==> flow/design.v <==
`timescale 1ns / 1ps
module RegisterBank(clk,writeEnabled,regAddress1,regAddress2,writeAddress,writeData,pc,dataOut1,dataOut2);
	input logic clk;
	input writeEnabled;  
	input logic [3:0] regAddress1;  
	input logic [3:0] regAddress2;  
	input logic [3:0] writeAddress;  
	input logic [31:0] writeData;  
	input logic [31:0] pc; 
	output logic [31:0] dataOut1;  
	output logic [31:0] dataOut2;  
	logic [31:0] regs [15:0];
	always_ff @(posedge clk) 
		begin
			for (int i = 0; i < 16; i++)
				if(writeEnabled && writeAddress == i) begin
					regs[i] <= writeData;  
				end
		end
	assign dataOut1 = (regAddress1 == 4'b1111) ? pc : regs[regAddress1];  
	assign dataOut2 = (regAddress2 == 4'b1111) ? pc : regs[regAddress2];  
endmodule
* Step by step through the tools: RegisterBank
What the tools print for RegisterBank, step after step.
Line numbers count from 1 in the design file above.
Cell names lack the library's common part.
A cell with n/a has no value.
- Top module :: RegisterBank
- Clock input :: clk
- Standard-cell library :: sky130hd
- Timing corner :: tt_025C_1v80

* Elaborated design
Yosys after proc, flatten, opt, wreduce and memory -nomap, before mapping. Enables and synchronous resets that opt folds into registers are not counted as muxes. Print and check cells are not counted. Equal cells are merged and count once.
- Order comparisons :: 0
- Shift-type cells :: 0
- Reductions and logical operators :: 18
- Multiply operators :: 0
- Muxes and demuxes :: 4
- $add $sub $neg :: 0
- Div/mod/pow operators :: 0
- Equal/unequal tests :: 44
- Bitwise operators :: 0
** Operators by type and width (count)
- case mux 32 bit (select 15 bit) :: 2
- == test 4 bit (second input constant) :: 23
- 2-to-1 mux 32 bit :: 2
- == test 4 x 3 -> 1 bit (second input constant) :: 12
- == test 4 x 2 -> 1 bit (second input constant) :: 6
- logical AND 1 bit :: 15
- == test 4 x 1 -> 1 bit (second input constant) :: 3
- logical NOT 4 bit :: 3
- Input bits :: 78
- Word-level cells :: 81
- Bits in writable memories :: 0
- Latch bits :: 0
- Flip-flop bits (word level) :: 480
- Memory bits (read-only) :: 0
- Word width x clocked read ports :: 0
- Memories kept :: 0
- Output and inout port bits :: 64

* Logic depth
Depth = most cells in a row (Yosys ltp): at word level without a register or memory, in the mapped netlist without a sequential cell, where the memories' decode and read muxes count.
- Word-level depth :: 3
- ABC_AREA :: 0
- Depth in mapped cells :: 9

* Mapped cells and area
Yosys stat after the flow's synthesis: flattened, memories mapped to cells. It holds for the ABC_AREA given above (unset counts as 0); a run with the other value may have another netlist.
The area totals of this step are shown rounded.
** Cells by type (count)
- edfxtp_1 :: 480
- a22oi_1 :: 150
- mux2i_1 :: 88
- o22ai_1 :: 115
- a21oi_1 :: 106
- a221oi_1 :: 56
- o21ai_0 :: 97
- nand2_1 :: 120
- buf_2 :: 77
- nor2_1 :: 72
- a22o_1 :: 30
- o221ai_1 :: 30
- buf_6 :: 20
- buf_4 :: 25
- o22a_1 :: 18
- mux2_2 :: 13
- nor3_1 :: 28
- nor2b_1 :: 21
Other cell types: 51; their cells: 277.
- Buffers :: 158
- Sequential area :: 14400 µm²
- Cell area after synthesis :: 23200 µm²
- Cells in the netlist :: 1823
- Flip-flop cells :: 480

* Timing after synthesis
Source: OpenSTA report_checks on the synthesized netlist (no wires, ideal clock, input and output delay 20% of the period each), path of least setup slack; recovery checks are left aside. Register names are those of the netlist, which keeps one name where synthesis merged equal registers.
- Path type :: input to register
- Start :: in writeAddress[3]
- End :: reg regs[0][0]
- Path slack :: 0.819 ns
- Delay of the path :: 3.181 ns
- Stages :: 2
- Data required time :: 4.539 ns
- Data arrival time :: 3.720 ns
- Library setup time :: 0.461 ns
- External input delay :: 1.000 ns
- Clock period :: 5.0 ns
- Synthesis period reached :: 4.181 ns
"delay of the path" is the arrival time less input delay plus setup time.
"stages" counts driving pins, that of a launching flip-flop among them; a cell with two outputs on the path counts twice.
"synthesis period reached" is the clock period less the worst setup slack; recovery checks do not enter. This is arithmetic on one report: input and output delays are still those of the set period (20% each).
Between the ends stands the longest chain of elaborated cells between them, by number of cells; it is not shown to be the way that was timed. Of several equally long chains one is given.
Each line given opens the expression or statement behind the cell; cells for indexed reads and writes are added by Yosys, which also makes memories of some case tables.
- Cells stage by stage :: or3b_2 nor3_1
- Length of the longest elaborated chain :: 2
- Elaborated cells between the ends (all ways) :: 2
- RTL lines with such cells :: 1
- Classes of those cells :: 2 x reduce/logical
** Ends and longest elaborated chain, after synthesis
- start, declared :: RTL line 7 : input logic [3:0] writeAddress;
- logical NOT 4 bit :: RTL line 16 : if(writeEnabled && writeAddress == i) begin
- logical AND 1 bit :: RTL line 16
- end, assigned :: RTL line 17 : regs[i] <= writeData;
- end, declared :: RTL line 12 : logic [31:0] regs [15:0];

* Path in the finished layout
Path of least setup slack in the final report of stored run 1 (OpenROAD, finished layout, wires in). Where an end is a register, its clock arrival counts in the times.
- Path type :: input to output
- Start :: in regAddress1[0]
- End :: out dataOut1[25]
- Stages :: 8
- Clock period :: 4.88 ns
- External input delay :: 0.98 ns
- Data required time :: 3.90 ns
- Data arrival time :: 3.73 ns
- Path slack :: 0.17 ns
Between the ends stands the longest chain of elaborated cells between them, by number of cells; it is not shown to be the way that was timed. Of several equally long chains one is given.
- Cells stage by stage :: buf_4 buf_4 nand2_1 o22ai_1 nor4_1 buf_4 nor2_1 clkdlybuf4s50_1
- Length of the longest elaborated chain :: 3
- Elaborated cells between the ends (all ways) :: 18
- RTL lines with such cells :: 1
- Classes of those cells :: 15 x eq/ne; 2 x mux; 1 x reduce/logical
** Ends and longest elaborated chain, after layout
- start, declared :: RTL line 5 : input logic [3:0] regAddress1;
- == test 4 bit :: RTL line 20 : assign dataOut1 = (regAddress1 == 4'b1111) ? pc : regs[regAddress1];
- case mux 32 bit (select 15 bit) :: RTL line 20
- 2-to-1 mux 32 bit :: RTL line 20
- end, declared :: RTL line 10 : output logic [31:0] dataOut1;

## Implementation results

Design RegisterBank on sky130hd. What follows are 3 stored runs of the flow, each under its own settings; their order means nothing. The constraints put input and output delay at 20% of the set period each and load the outputs with 0.01 pF.
By "clock period achieved" is meant the clock period of the run minus its worst setup slack. This is arithmetic on one report: input and output delays are still those of the set period (20% each).
"time used up by the worst setup path" = time allowed to the worst setup path (clock period - input delay - output delay, where it has them) - its slack; a late launch clock adds to it, a late capture clock takes from it.
"total power of the final layout": no workload was simulated; the value follows from the tool's default switching activity.
The results are shown rounded.

* Stored run 1
** Files
==> flow/run.sh <==
#!/bin/bash
# the make line also repeats the synthesis and layout settings of config.mk as NAME=value (left out here)
make -C /OpenROAD-flow-scripts/flow DESIGN_CONFIG=/design/flow/config.mk WORK_HOME=/design/flow/orfs CLKGATE_MAP_FILE= finish
==> flow/config.mk <==
export PLATFORM = sky130hd
export DESIGN_NAME = RegisterBank
export DESIGN_NICKNAME = RegisterBank
export VERILOG_FILES = /design/flow/design.v
export SDC_FILE = /design/flow/constraint.sdc
export NUM_CORES = 4
export LEC_CHECK = 0
export CAP_MARGIN = 20
export CORE_MARGIN = 2
export CORE_UTILIZATION = 40
export SETUP_SLACK_MARGIN = 0.24
export SLEW_MARGIN = 20
==> flow/constraint.sdc <==
create_clock -name core_clock -period 4.88 [get_ports {clk}]
set_input_delay 0.9760 -clock core_clock [delete_from_list [all_inputs] [get_ports {clk}]]
set_output_delay 0.9760 -clock core_clock [all_outputs]
set_load 0.01 [all_outputs]
** Results
- Post-route worst hold slack :: 1.27 ns
- Area of the die :: 59900 µm²
- Standard-cell area after routing :: 27800 µm²
- Total power of the final layout :: 9.84 mW
- Time used up by the worst setup path :: 2.75 ns
- Kind of the worst setup path :: input to output
- Worst setup slack after layout :: 0.173 ns
- Clock period achieved :: 4.707 ns
- Yosys chip area after synthesis :: 23200 µm²
- Post-layout utilization :: 0.483
- Total negative setup slack :: 0.000 ns

* Stored run 2
** Files
==> flow/run.sh <==
#!/bin/bash
# the make line also repeats the synthesis and layout settings of config.mk as NAME=value (left out here)
make -C /OpenROAD-flow-scripts/flow DESIGN_CONFIG=/design/flow/config.mk WORK_HOME=/design/flow/orfs CLKGATE_MAP_FILE= finish
==> flow/config.mk <==
export PLATFORM = sky130hd
export DESIGN_NAME = RegisterBank
export DESIGN_NICKNAME = RegisterBank
export VERILOG_FILES = /design/flow/design.v
export SDC_FILE = /design/flow/constraint.sdc
export NUM_CORES = 4
export LEC_CHECK = 0
export ABC_AREA = 1
export CAP_MARGIN = 20
export CORE_MARGIN = 3
export CORE_UTILIZATION = 54
export CTS_CLUSTER_DIAMETER = 289
export CTS_CLUSTER_SIZE = 63
export GPL_TIMING_DRIVEN = 0
export SLEW_MARGIN = 20
export TNS_END_PERCENT = 20
==> flow/constraint.sdc <==
create_clock -name core_clock -period 4.53 [get_ports {clk}]
set_input_delay 0.9060 -clock core_clock [delete_from_list [all_inputs] [get_ports {clk}]]
set_output_delay 0.9060 -clock core_clock [all_outputs]
set_load 0.01 [all_outputs]
** Results
- Post-route worst hold slack :: 1.19 ns
- Area of the die :: 49600 µm²
- Standard-cell area after routing :: 29100 µm²
- Total power of the final layout :: 8.34 mW
- Time used up by the worst setup path :: 2.55 ns
- Kind of the worst setup path :: input to output
- Worst setup slack after layout :: 0.165 ns
- Clock period achieved :: 4.365 ns
- Yosys chip area after synthesis :: 25400 µm²
- Post-layout utilization :: 0.634
- Total negative setup slack :: 0.000 ns

* Stored run 3
** Files
==> flow/run.sh <==
#!/bin/bash
# the make line also repeats the synthesis and layout settings of config.mk as NAME=value (left out here)
make -C /OpenROAD-flow-scripts/flow DESIGN_CONFIG=/design/flow/config.mk WORK_HOME=/design/flow/orfs CLKGATE_MAP_FILE= finish
==> flow/config.mk <==
export PLATFORM = sky130hd
export DESIGN_NAME = RegisterBank
export DESIGN_NICKNAME = RegisterBank
export VERILOG_FILES = /design/flow/design.v
export SDC_FILE = /design/flow/constraint.sdc
export NUM_CORES = 4
export LEC_CHECK = 0
export CAP_MARGIN = 20
export CORE_MARGIN = 2
export CORE_UTILIZATION = 40
export SLEW_MARGIN = 20
==> flow/constraint.sdc <==
create_clock -name core_clock -period 4.88 [get_ports {clk}]
set_input_delay 0.9760 -clock core_clock [delete_from_list [all_inputs] [get_ports {clk}]]
set_output_delay 0.9760 -clock core_clock [all_outputs]
set_load 0.01 [all_outputs]
** Results
- Post-route worst hold slack :: 1.27 ns
- Area of the die :: 59900 µm²
- Standard-cell area after routing :: 27800 µm²
- Total power of the final layout :: 9.83 mW
- Time used up by the worst setup path :: 2.97 ns
- Kind of the worst setup path :: input to output
- Worst setup slack after layout :: -0.039 ns
- Clock period achieved :: 4.919 ns
- Yosys chip area after synthesis :: 23200 µm²
- Post-layout utilization :: 0.483
- Total negative setup slack :: -0.039 ns
